==> flow/design.v <==
`timescale 1ns / 1ps
module FIR(
    input clk,
    input reset,
    input enable_fir,
    input signed [15:0] fir_data_in,
    output reg signed [31:0] fir_data_out 
    );
    reg signed [15:0] buff0, buff1, buff2, buff3, buff4, buff5, buff6, buff7, buff8, buff9, buff10, buff11, buff12, buff13, buff14;
    wire signed [15:0] tap0, tap1, tap2, tap3, tap4, tap5, tap6, tap7, tap8, tap9, tap10, tap11, tap12, tap13, tap14; 
    reg signed [31:0] acc0, acc1, acc2, acc3, acc4, acc5, acc6, acc7, acc8, acc9, acc10, acc11, acc12, acc13, acc14; 
    assign tap0 = 16'hfe64;
    assign tap1 = 16'hfc8a; 
    assign tap2 = 16'hfc04; 
    assign tap3 = 16'hff93; 
    assign tap4 = 16'h0883; 
    assign tap5 = 16'h14ef; 
    assign tap6 = 16'h1ff7; 
    assign tap7 = 16'h2463; 
    assign tap8 = 16'h1ff7; 
    assign tap9 = 16'h14ef;
    assign tap10 = 16'h0883; 
    assign tap11 = 16'hff93; 
    assign tap12 = 16'hfc04; 
    assign tap13 = 16'hfc8a; 
    assign tap14 = 16'hfe64;
	always @ (posedge clk)
        begin
            if(enable_fir == 1'b1)
                begin
                    buff0 <= fir_data_in;
                    acc0 <= tap0 * buff0;
                    buff1 <= buff0;  
                    acc1 <= tap1 * buff1;
                    buff2 <= buff1; 
                    acc2 <= tap2 * buff2;
                    buff3 <= buff2;     
                    acc3 <= tap3 * buff3;
                    buff4 <= buff3;  
                    acc4 <= tap4 * buff4;
                    buff5 <= buff4; 
                    acc5 <= tap5 * buff5;
                    buff6 <= buff5;  
                    acc6 <= tap6 * buff6;
                    buff7 <= buff6; 
                    acc7 <= tap7 * buff7;
                    buff8 <= buff7;  
                    acc8 <= tap8 * buff8;
                    buff9 <= buff8;     
                    acc9 <= tap9 * buff9;
                    buff10 <= buff9;   
                    acc10 <= tap10 * buff10;
                    buff11 <= buff10;    
                    acc11 <= tap11 * buff11;
                    buff12 <= buff11;    
                    acc12 <= tap12 * buff12;
                    buff13 <= buff12;  
                    acc13 <= tap13 * buff13;  
                    buff14 <= buff13;  
                    acc14 <= tap14 * buff14;  
                end
        end   
    always @ (posedge clk) 
        begin
            if (enable_fir == 1'b1)
                begin
                    fir_data_out <= acc0 + acc1 + acc2 + acc3 + acc4 + acc5 + acc6 + acc7 + acc8 + acc9 + acc10 + acc11 + acc12 + acc13 + acc14;
                end
        end 
endmodule
`timescale 1 ns / 1 ps
module AXIS_FIR_v1_0_S_AXIS #
    (
        parameter integer C_S_AXIS_TDATA_WIDTH	= 16
    )
    (
        input wire [3:0] s_axis_tkeep,
        output reg enable_fir,
        output reg [C_S_AXIS_TDATA_WIDTH-1 : 0] fir_data_in,
        input wire  S_AXIS_ACLK,
        input wire  S_AXIS_ARESETN,
        output wire  S_AXIS_TREADY,
        input wire [C_S_AXIS_TDATA_WIDTH-1 : 0] S_AXIS_TDATA,
        input wire [(C_S_AXIS_TDATA_WIDTH/8)-1 : 0] S_AXIS_TSTRB,
        input wire  S_AXIS_TLAST,
        input wire  S_AXIS_TVALID
    );
    function integer clogb2 (input integer bit_depth);
        begin
            for(clogb2=0; bit_depth>0; clogb2=clogb2+1)
                bit_depth = bit_depth >> 1;
        end
    endfunction
    localparam NUMBER_OF_INPUT_WORDS  = 8;
    localparam bit_num  = clogb2(NUMBER_OF_INPUT_WORDS-1);
    parameter [1:0] IDLE        = 1'b0,  
                    WRITE_FIFO  = 1'b1;  
    reg axis_tready;
    reg mst_exec_state; 
    genvar byte_index;   
    wire fifo_wren;
    reg fifo_full_flag;
    reg [bit_num-1:0] write_pointer;
    reg writes_done;
    assign S_AXIS_TREADY = axis_tready;
    always @ (posedge S_AXIS_ACLK) 
        begin  
            if (!S_AXIS_ARESETN) 
                begin
                  mst_exec_state <= IDLE;
                  axis_tready <= 1'b0;
                end  
            else
                case (mst_exec_state)
                    IDLE: 
                        if (S_AXIS_TVALID)
                            begin
                                mst_exec_state <= WRITE_FIFO;
                                axis_tready <= 1'b1;  
                            end
                        else
                            begin
                                mst_exec_state <= IDLE;
                                axis_tready <= 1'b0;  
                            end
                    WRITE_FIFO: 
                        if (writes_done)
                            begin
                                mst_exec_state <= IDLE;
                            end
                        else
                            begin
                                mst_exec_state <= WRITE_FIFO;
                            end
                endcase
        end
    always@(posedge S_AXIS_ACLK)
        begin
            if(!S_AXIS_ARESETN)
                begin
                    write_pointer <= 0;
                    writes_done <= 1'b0;
                end  
            else
                if (write_pointer <= NUMBER_OF_INPUT_WORDS-1)
                    begin
                        if (fifo_wren)
                            begin
                                write_pointer <= write_pointer + 1;
                                writes_done <= 1'b0;
                            end
                        if ((write_pointer == NUMBER_OF_INPUT_WORDS-1)|| S_AXIS_TLAST)
                            begin
                                writes_done <= 1'b1;
                            end
                    end  
        end
    assign fifo_wren = S_AXIS_TVALID && axis_tready;
    generate 
        for (byte_index=0; byte_index<= (C_S_AXIS_TDATA_WIDTH/8-1); byte_index=byte_index+1)
            begin:FIFO_GEN
                reg  [(C_S_AXIS_TDATA_WIDTH/4)-1:0] stream_data_fifo [0 : NUMBER_OF_INPUT_WORDS-1];
                always @ (posedge S_AXIS_ACLK)
                    begin
                        if (fifo_wren) 
                            begin
                                stream_data_fifo[write_pointer] <= S_AXIS_TDATA[(byte_index*8+7) -: 8];
                            end  
                    end  
            end		
    endgenerate
    always @ (posedge S_AXIS_ACLK)
        begin  
            if (!S_AXIS_ARESETN)
                begin 
                    enable_fir <= 1'b0;
                    fir_data_in <= 16'd0;
                end
            else if (fifo_wren)
                begin
                    enable_fir <= 1'b1;
                    fir_data_in <= S_AXIS_TDATA;
                end
            else 
                begin 
                    enable_fir <= enable_fir;
                    fir_data_in <= fir_data_in;
                end
        end  
endmodule
`timescale 1ns / 1ps
module AXIS_FIR_v1_0_M_AXIS #
    (
        parameter integer C_M_AXIS_TDATA_WIDTH	= 32,
        parameter integer C_M_START_COUNT	= 32
    )
	(
        output reg [3:0] m_axis_tkeep,
        input wire enable_fir,
        input wire [C_M_AXIS_TDATA_WIDTH-1 : 0] fir_data_out,
        input wire  M_AXIS_ACLK,
        input wire  M_AXIS_ARESETN,
        output wire  M_AXIS_TVALID,
        output wire [C_M_AXIS_TDATA_WIDTH-1 : 0] M_AXIS_TDATA,
        output wire [(C_M_AXIS_TDATA_WIDTH/8)-1 : 0] M_AXIS_TSTRB,
        output wire  M_AXIS_TLAST,
        input wire  M_AXIS_TREADY 
	);
	localparam NUMBER_OF_OUTPUT_WORDS = 8;                                               
	function integer clogb2 (input integer bit_depth);                                   
        begin                                                                              
            for(clogb2=0; bit_depth>0; clogb2=clogb2+1)                                      
                bit_depth = bit_depth >> 1;                                                    
        end                                                                                
	endfunction                                                                          
	localparam integer WAIT_COUNT_BITS = clogb2(C_M_START_COUNT-1);                      
	localparam bit_num  = clogb2(NUMBER_OF_OUTPUT_WORDS);                                
	parameter [1:0] IDLE          = 2'b00,  
	                INIT_COUNTER  = 2'b01,  
	                SEND_STREAM   = 2'b10;  
	reg [1:0] mst_exec_state;  
	reg [bit_num-1:0] read_pointer;                                                      
	reg [WAIT_COUNT_BITS-1 : 0] count;
	wire axis_tvalid;
	reg axis_tvalid_delay;
	wire axis_tlast;
	reg axis_tlast_delay;
	reg [C_M_AXIS_TDATA_WIDTH-1 : 0] stream_data_out;
	wire tx_en;
	reg tx_done;
	assign M_AXIS_TVALID = axis_tvalid_delay;
	assign M_AXIS_TDATA	 = stream_data_out;
	assign M_AXIS_TLAST	 = axis_tlast_delay;
	assign M_AXIS_TSTRB	 = {(C_M_AXIS_TDATA_WIDTH/8){1'b1}};
    always @(posedge M_AXIS_ACLK)                                             
        begin                                                                     
            if (!M_AXIS_ARESETN)                                                    
                begin                                                                 
                    mst_exec_state <= IDLE;                                             
                    count    <= 0;                                                      
                end                                                                   
            else                                                                    
                case (mst_exec_state)                                                 
                    IDLE:                                                               
                                mst_exec_state <= INIT_COUNTER;                              
                    INIT_COUNTER:                                                       
                        if (count == C_M_START_COUNT - 1)                               
                            begin                                                           
                                mst_exec_state <= SEND_STREAM;                               
                            end                                                             
                        else                                                              
                            begin                                                           
                                count <= count + 1;                                           
                                mst_exec_state <= INIT_COUNTER;                              
                            end                                                             
                    SEND_STREAM:                                                        
                        if (tx_done)                                                      
                            begin                                                           
                                mst_exec_state <= INIT_COUNTER;
                                count <= 0;                                     
                            end                                                             
                        else                                                              
                            begin                                                           
                                mst_exec_state <= SEND_STREAM;                                
                            end                                                             
                endcase                                                               
        end                                                                       
    assign axis_tvalid = (mst_exec_state != IDLE);
	assign axis_tlast = (read_pointer == NUMBER_OF_OUTPUT_WORDS-1);                                
    always @(posedge M_AXIS_ACLK)                                                                  
        begin                                                                                          
            if (!M_AXIS_ARESETN)                                                                         
                begin                                                                                      
                    axis_tvalid_delay <= 1'b0;                                                               
                    axis_tlast_delay <= 1'b0;                                                                
                end                                                                                        
            else                                                                                         
                begin                                                                                      
                    axis_tvalid_delay <= axis_tvalid;                                                        
                    axis_tlast_delay <= axis_tlast;                                                          
                end                                                                                        
        end                                                                                            
    always@(posedge M_AXIS_ACLK)                                               
        begin                                                                            
            if(!M_AXIS_ARESETN)                                                            
                begin                                                                        
                    read_pointer <= 0;                                                         
                    tx_done <= 1'b0;                                                           
                end                                                                          
            else                                                                           
            if (read_pointer <= NUMBER_OF_OUTPUT_WORDS-1)                                
                begin                                                                      
                    if (tx_en)                                                               
                        begin                                                                  
                            read_pointer <= read_pointer + 1;                                    
                            tx_done <= 1'b0;                                                     
                        end                                                                    
                end                                                                        
            else if (read_pointer == NUMBER_OF_OUTPUT_WORDS)                             
                begin                                                                      
                    tx_done <= 1'b1;   
                    read_pointer <= 0;  
                end                                                                        
        end                                                                              
	assign tx_en = M_AXIS_TREADY && axis_tvalid;   
    always @( posedge M_AXIS_ACLK )                  
        begin                                            
            if(!M_AXIS_ARESETN)                            
                begin                                        
                    stream_data_out <= 1;                      
                end                                          
            else if (tx_en) 
                begin                                        
                    stream_data_out <= fir_data_out;  
                end                                          
        end                                              
    always @ (posedge M_AXIS_ACLK)
        begin
            if (enable_fir == 1'b1 && M_AXIS_ARESETN == 1'b1)
                begin
                    m_axis_tkeep <= 4'hf;
                end
            else
                begin
                    m_axis_tkeep <= 4'h0;
                end
        end    
endmodule
`timescale 1 ns / 1 ps
module AXIS_FIR_v1_0 # 
    (
        parameter integer C_S_AXIS_TDATA_WIDTH	= 16,
        parameter integer C_M_AXIS_TDATA_WIDTH	= 32,
        parameter integer C_M_AXIS_START_COUNT	= 32
    )
    (
        input wire [3:0] s_axis_tkeep,
        output wire [3:0] m_axis_tkeep,
        input wire  s_axis_aclk,
        input wire  s_axis_aresetn,
        output wire  s_axis_tready,
        input wire [C_S_AXIS_TDATA_WIDTH-1 : 0] s_axis_tdata,
        input wire [(C_S_AXIS_TDATA_WIDTH/8)-1 : 0] s_axis_tstrb,
        input wire  s_axis_tlast,
        input wire  s_axis_tvalid,
        input wire  m_axis_aclk,
        input wire  m_axis_aresetn,
        output wire  m_axis_tvalid,
        output wire [C_M_AXIS_TDATA_WIDTH-1 : 0] m_axis_tdata,
        output wire [(C_M_AXIS_TDATA_WIDTH/8)-1 : 0] m_axis_tstrb,
        output wire  m_axis_tlast,
        input wire  m_axis_tready
    );
    wire [C_S_AXIS_TDATA_WIDTH-1 : 0] fir_data_in;
    wire [C_M_AXIS_TDATA_WIDTH-1 : 0] fir_data_out;
    wire enable_fir;
    AXIS_FIR_v1_0_S_AXIS # ( 
        .C_S_AXIS_TDATA_WIDTH(C_S_AXIS_TDATA_WIDTH)
    ) AXIS_FIR_v1_0_S_AXIS_inst (
        .s_axis_tkeep(s_axis_tkeep),
        .enable_fir(enable_fir),
        .fir_data_in(fir_data_in),
        .S_AXIS_ACLK(s_axis_aclk),
        .S_AXIS_ARESETN(s_axis_aresetn),
        .S_AXIS_TREADY(s_axis_tready),
        .S_AXIS_TDATA(s_axis_tdata),
        .S_AXIS_TSTRB(s_axis_tstrb),
        .S_AXIS_TLAST(s_axis_tlast),
        .S_AXIS_TVALID(s_axis_tvalid)
    );
    AXIS_FIR_v1_0_M_AXIS # ( 
        .C_M_AXIS_TDATA_WIDTH(C_M_AXIS_TDATA_WIDTH),
        .C_M_START_COUNT(C_M_AXIS_START_COUNT)
    ) AXIS_FIR_v1_0_M_AXIS_inst (
        .m_axis_tkeep(m_axis_tkeep),
        .enable_fir(enable_fir),
        .fir_data_out(fir_data_out),
        .M_AXIS_ACLK(s_axis_aclk),
        .M_AXIS_ARESETN(s_axis_aresetn),
        .M_AXIS_TVALID(m_axis_tvalid),
        .M_AXIS_TDATA(m_axis_tdata),
        .M_AXIS_TSTRB(m_axis_tstrb),
        .M_AXIS_TLAST(m_axis_tlast),
        .M_AXIS_TREADY(m_axis_tready)
    );
    FIR LPF_FIR_inst (
        .clk(s_axis_aclk),
        .reset(s_axis_aresetn),
        .enable_fir(enable_fir),
        .fir_data_in(fir_data_in),  
        .fir_data_out(fir_data_out)  
    );
endmodule
Appendix: tool output

Reports on AXIS_FIR_v1_0

Module AXIS_FIR_v1_0 before and after one edit of its RTL, step after step.
"original" refers to lines of the RTL above, "edited" to lines of the edited file.
"change": "edited" minus "original" as printed here. "relative change": 100 x difference / "original".
Library cell names are shortened.
Not given: --

Top: AXIS_FIR_v1_0
Clock port: s_axis_aclk
Standard-cell library: sky130hd
Corner: tt_025C_1v80

Edit of the RTL

Unified diff, file above to edited file.
The edit is scripted: it alters the design's behaviour and was not made to optimise anything.

```diff
@@ -317,5 +317,5 @@
     always @ (posedge M_AXIS_ACLK)
         begin
-            if (enable_fir == 1'b1 && M_AXIS_ARESETN == 1'b1)
+            if (enable_fir == 1'b1 || M_AXIS_ARESETN == 1'b1)
                 begin
                     m_axis_tkeep <= 4'hf;
```

Word level

Yosys after proc, flatten, opt, wreduce and memory -nomap, before mapping. Memory bits, and registers merged into a memory's read port (data or address), are not among the register bits. Print and check cells are not counted. Equal cells are merged and count once.

Storage and ports:

| element                     | original | edited | change | relative change (%) |
| flip-flop bits (word level) | 815      | 815    | 0      | 0.00 |
| input bits                  | 29       | 29     | 0      | 0.00 |
| elaborated cells            | 121      | 121    | 0      | 0.00 |
| output and inout port bits  | 43       | 43     | 0      | 0.00 |

Operators by class:

| element                          | original | edited | change | relative change (%) |
| order comparisons                | 2        | 2      | 0      | 0.00 |
| eq/ne operators                  | 9        | 9      | 0      | 0.00 |
| mux-type cells                   | 18       | 18     | 0      | 0.00 |
| add/sub/neg operators            | 17       | 17     | 0      | 0.00 |
| reductions and logical operators | 14       | 14     | 0      | 0.00 |
| $mul                             | 15       | 15     | 0      | 0.00 |
| bitwise operators                | 1        | 1      | 0      | 0.00 |

Operators by type and width:

| operator          | original | edited | change | relative change (%) |
| 1-bit logical AND | 3        | 2      | -1     | -33.33 |
| 1-bit logical OR  | 1        | 2      | +1     | +100.00 |

Unchanged operator kinds not shown: 33.

Depth

Longest topological path by Yosys (ltp), each cell counted once; first at word level (registers and memories cut), then after technology mapping (sequential cells cut; the memories' decode and read muxes count).

Depth:

| element                       | original | edited | change | relative change (%) |
| depth after elaboration       | 14       | 14     | 0      | 0.00 |
| ABC_AREA                      | 0        | 0      | --     | -- |
| gate-level depth with buffers | 24       | 24     | 0      | 0.00 |
| mapped depth without buffers  | 24       | 24     | 0      | 0.00 |

Netlist

The flow's flattened synthesis, as Yosys stat reports it; memories are mapped. The netlist is that of the ABC_AREA named above (0 if unset); the other value can give another one.

Synthesis totals:

| element                          | original | edited  | change | relative change (%) |
| buffer cells                     | 44       | 44      | 0      | 0.00 |
| flip-flop cells                  | 717      | 717     | 0      | 0.00 |
| cell count                       | 7357     | 7357    | 0      | 0.00 |
| sequential area (um^2)           | 20830.0  | 20830.0 | 0.0    | 0.00 |
| cell area after synthesis (um^2) | 81122.8  | 81122.8 | 0.0    | 0.00 |

Cell types:

| type     | original | edited | change | relative change (%) |
| clkbuf_1 | 35       | 36     | +1     | +2.86 |
| or2_2    | 19       | 20     | +1     | +5.26 |
| and2_1   | 13       | 12     | -1     | -7.69 |
| buf_1    | 2        | 1      | -1     | -50.00 |

Unchanged cell types not shown: 73.
The figures by module come from a second, unflattened synthesis with its own total; it is not the netlist above.

Unflattened totals:

| element                                        | original | edited  | change | relative change (%) |
| cells (unflattened synthesis)                  | 7323     | 7323    | 0      | 0.00 |
| area total of the unflattened synthesis (um^2) | 81255.4  | 81255.4 | 0.0    | 0.00 |

Each row is one instance without its submodules.

By module, original:

| module                                         | times used | area (um^2) | seq. area (um^2) | cells |
| FIR                                            | 1          | 78406.4     | 19428.6          | 7002 |
| AXIS_FIR_v1_0_M_AXIS                           | 1          | 1970.6      | 940.9            | 226 |
| AXIS_FIR_v1_0_S_AXIS (C_S_AXIS_TDATA_WIDTH=16) | 1          | 878.3       | 460.4            | 95 |
| AXIS_FIR_v1_0                                  | 1          | 0.0         | 0.0              | 0 |

By module, edited:

| module                                         | times used | area (um^2) | seq. area (um^2) | cells |
| FIR                                            | 1          | 78406.4     | 19428.6          | 7002 |
| AXIS_FIR_v1_0_M_AXIS                           | 1          | 1970.6      | 940.9            | 226 |
| AXIS_FIR_v1_0_S_AXIS (C_S_AXIS_TDATA_WIDTH=16) | 1          | 878.3       | 460.4            | 95 |
| AXIS_FIR_v1_0                                  | 1          | 0.0         | 0.0              | 0 |

Timing after synthesis

Path of least setup slack by OpenSTA after synthesis, without wires, with an ideal clock, recovery checks aside; 20% of the period is set as input and as output delay. Where synthesis merged equal registers, the netlist keeps one of their names.

Timing path post-synthesis:

| element                             | original                                           | edited                                             | change | relative change (%) |
| path kind                           | register to register                               | register to register                               | --     | -- |
| start                               | register AXIS_FIR_v1_0_S_AXIS_inst.enable_fir      | register AXIS_FIR_v1_0_S_AXIS_inst.enable_fir      | --     | -- |
| end                                 | register AXIS_FIR_v1_0_M_AXIS_inst.m_axis_tkeep[2] | register AXIS_FIR_v1_0_M_AXIS_inst.m_axis_tkeep[2] | --     | -- |
| arrival time (ns)                   | 15.553                                             | 15.700                                             | +0.147 | +0.95 |
| setup time (ns)                     | 0.158                                              | 0.149                                              | -0.009 | -- |
| data required time (ns)             | 7.842                                              | 7.851                                              | +0.009 | +0.11 |
| path slack (ns)                     | -7.710                                             | -7.850                                             | -0.140 | -- |
| clock period (ns)                   | 8.0                                                | 8.0                                                | 0.0    | 0.00 |
| buffers on the path                 | 0                                                  | 0                                                  | 0      | -- |
| driving pins on the path            | 2                                                  | 2                                                  | 0      | 0.00 |
| path delay (ns)                     | 15.711                                             | 15.849                                             | +0.138 | +0.88 |
| launch time at the first pin (ns)   | 0.000                                              | 0.000                                              | 0.000  | -- |
| period reached after synthesis (ns) | 15.71                                              | 15.85                                              | +0.14  | +0.89 |

"path delay" is the arrival time less input delay plus setup time.
"driving pins on the path": output pins that drive a net of the path, with the launching flip-flop's if there is one; two outputs of one cell count as two.
"period reached after synthesis" is the clock period less the worst setup slack; recovery checks do not enter. This is arithmetic on one report: input and output delays are still those of the set period (20% each).
Between the ends stands the longest chain of elaborated cells between them, by number of cells; it is not shown to be the way that was timed. Of several equally long chains one is given.
Each line given opens the expression or statement behind the cell; cells for indexed reads and writes are added by Yosys, which also makes memories of some case tables.
At most two assigning lines are given for a register; there are more.

Between the ends, post-synthesis, original:
Cells stage by stage: dfxtp_1 > and2_1
Length of the longest elaborated chain: 2
Elaborated cells on any way between the ends: 2
RTL lines with such cells: 1
Those cells by class: mux: 1; reduce/logical: 1

RTL lines, path post-synthesis, original:

| element           | RTL line | RTL |
| start, declared   | 78       | `output reg enable_fir,` |
| start, assigned   | 176      | `enable_fir <= 1'b0;` |
| start, assigned   | 186      | `enable_fir <= enable_fir;` |
| 1-bit logical AND | 319      | `if (enable_fir == 1'b1 && M_AXIS_ARESETN == 1'b1)` |
| 4-bit 2-to-1 mux  | 319      |  |
| end, assigned     | 321      | `m_axis_tkeep <= 4'hf;` |
| end, assigned     | 325      | `m_axis_tkeep <= 4'h0;` |
| end, declared     | 198      | `output reg [3:0] m_axis_tkeep,` |

Between the ends, post-synthesis, edited:
Cells stage by stage: dfxtp_1 > or2_2
Length of the longest elaborated chain: 2
Elaborated cells on any way between the ends: 2
RTL lines with such cells: 1
Those cells by class: mux: 1; reduce/logical: 1

RTL lines, path post-synthesis, edited:

| element          | RTL line | RTL |
| start, declared  | 78       | `output reg enable_fir,` |
| start, assigned  | 176      | `enable_fir <= 1'b0;` |
| start, assigned  | 186      | `enable_fir <= enable_fir;` |
| 1-bit logical OR | 319      | `if (enable_fir == 1'b1 \|\| M_AXIS_ARESETN == 1'b1)` |
| 4-bit 2-to-1 mux | 319      |  |
| end, assigned    | 321      | `m_axis_tkeep <= 4'hf;` |
| end, assigned    | 325      | `m_axis_tkeep <= 4'h0;` |
| end, declared    | 198      | `output reg [3:0] m_axis_tkeep,` |

Worst path after layout

Path of least setup slack in the final report of the runs of set A (OpenROAD, finished layout, wires in). Where an end is a register, its clock arrival counts in the times.

Timing path after layout:

| element                           | original                       | edited                                 | change | relative change (%) |
| path kind                         | register to register           | register to register                   | --     | -- |
| start                             | register LPF_FIR_inst.buff6[7] | register (name not given)              | --     | -- |
| end                               | register LPF_FIR_inst.acc6[30] | register LPF_FIR_inst.fir_data_out[30] | --     | -- |
| path slack (ns)                   | 0.73                           | 0.81                                   | +0.08  | -- |
| data required time (ns)           | 8.44                           | 8.50                                   | +0.06  | +0.71 |
| launch time at the first pin (ns) | 0.72                           | 0.69                                   | -0.03  | -4.17 |
| arrival time (ns)                 | 7.71                           | 7.69                                   | -0.02  | -0.26 |
| setup time (ns)                   | 0.25                           | 0.19                                   | -0.06  | -- |
| buffers on the path               | 0                              | 0                                      | 0      | -- |
| clock period (ns)                 | 8.0                            | 8.0                                    | 0.0    | 0.00 |
| driving pins on the path          | 21                             | 21                                     | 0      | 0.00 |

Between the ends stands the longest chain of elaborated cells between them, by number of cells; it is not shown to be the way that was timed. Of several equally long chains one is given.

Between the ends, after layout, original:
Cells stage by stage: edfxtp_1 > fa_1 > inv_1 > fa_1 > fa_1 > inv_1 > fa_1 > fa_1 > inv_1 > fa_1 > inv_1 > ha_1 > nand3_1 > a2111oi_0 > a22oi_1 > o21ai_1 > nand4_1 > a2111o_1 > nor2b_1 > o31a_1 > xnor2_1
Length of the longest elaborated chain: 1
Elaborated cells on any way between the ends: 1
RTL lines with such cells: 1
Those cells by class: mul: 1

RTL lines, path after layout, original:

| element                                        | RTL line | RTL |
| start, declared                                | 9        | `reg signed [15:0] buff0, buff1, buff2, buff3, buff4, buff5, buff6, buff7, buff8, buff9, buff10, buff11, buff12 ...` |
| start, assigned                                | 43       | `buff6 <= buff5;` |
| 14-bit by 16-bit multiplier with 30-bit output | 44       | `acc6 <= tap6 * buff6;` |
| end, assigned                                  | 44       |  |
| end, declared                                  | 11       | `reg signed [31:0] acc0, acc1, acc2, acc3, acc4, acc5, acc6, acc7, acc8, acc9, acc10, acc11, acc12, acc13, acc1 ...` |

Between the ends, after layout, edited:
Cells stage by stage: edfxtp_1 > inv_1 > fa_1 > fa_1 > inv_1 > fa_1 > fa_1 > fa_1 > fa_1 > ha_1 > inv_1 > fa_1 > nor2b_1 > o31a_1 > o31ai_1 > a21oi_1 > a31oi_1 > o21ai_1 > o31ai_1 > or4b_1 > o311ai_0

RTL lines, path after layout, edited:

| element       | RTL line | RTL |
| end, assigned | 67       | `fir_data_out <= acc0 + acc1 + acc2 + acc3 + acc4 + acc5 + acc6 + acc7 + acc8 + acc9 + acc10 + acc11 + acc12 + ...` |
| end, declared | 7        | `output reg signed [31:0] fir_data_out` |

edited: No chain of elaborated cells between the ends is given.

Measured runs

Runs of the flow (Yosys, OpenROAD) on both versions; the two runs of a pair have the same settings. The constraints put input and output delay at 20% of the set period each and load the outputs with 0.01 pF.

Flow settings, set A:
period_ns: 8.0
CAP_MARGIN: 20
CORE_MARGIN: 2
CORE_UTILIZATION: 40
SLEW_MARGIN: 20

Final reports, set A:

| element                                 | original | edited   | change | relative change (%) |
| utilization of the finished layout (%)  | 43.7     | 43.7     | 0.0    | -- |
| area of the die (um^2)                  | 206425.0 | 206425.0 | 0.0    | 0.00 |
| achieved clock period (ns)              | 7.266    | 7.189    | -0.077 | -1.06 |
| lowest setup slack (ns)                 | 0.734    | 0.811    | +0.077 | -- |
| final setup TNS (ns)                    | 0.000    | 0.000    | 0.000  | -- |
| worst hold slack after layout (ns)      | 0.430    | 0.428    | -0.002 | -- |
| chip area in the Yosys report (um^2)    | 81122.8  | 81122.8  | 0.0    | 0.00 |
| standard-cell area after routing (um^2) | 88303.4  | 88137.0  | -166.4 | -0.19 |

Flow settings, set B:
CELL_PAD_IN_SITES_DETAIL_PLACEMENT: 0
CORE_ASPECT_RATIO: 1.69
CORE_UTILIZATION: 56
GPL_ROUTABILITY_DRIVEN: 1
MAX_ROUTING_LAYER: met5
MIN_ROUTING_LAYER: met2
PLACE_DENSITY_LB_ADDON: 0.12
SETUP_SLACK_MARGIN: 0.97
period_ns: 4.73
CAP_MARGIN: 20
CORE_MARGIN: 2
SLEW_MARGIN: 20

Final reports, set B:

| element                                 | original | edited   | change  | relative change (%) |
| utilization of the finished layout (%)  | 72.2     | 70.0     | -2.2    | -- |
| area of the die (um^2)                  | 148028.0 | 148028.0 | 0.0     | 0.00 |
| achieved clock period (ns)              | 6.116    | 6.112    | -0.004  | -0.07 |
| lowest setup slack (ns)                 | -1.386   | -1.382   | +0.004  | -- |
| final setup TNS (ns)                    | -88.840  | -86.228  | +2.612  | -- |
| worst hold slack after layout (ns)      | 0.435    | 0.431    | -0.004  | -- |
| chip area in the Yosys report (um^2)    | 81122.8  | 81122.8  | 0.0     | 0.00 |
| standard-cell area after routing (um^2) | 103785.0 | 100673.0 | -3112.0 | -3.00 |

"achieved clock period": clock period set for the run, less the worst setup slack. It is reckoned from that one timing run; input and output delays stay at 20% of the period that was set.
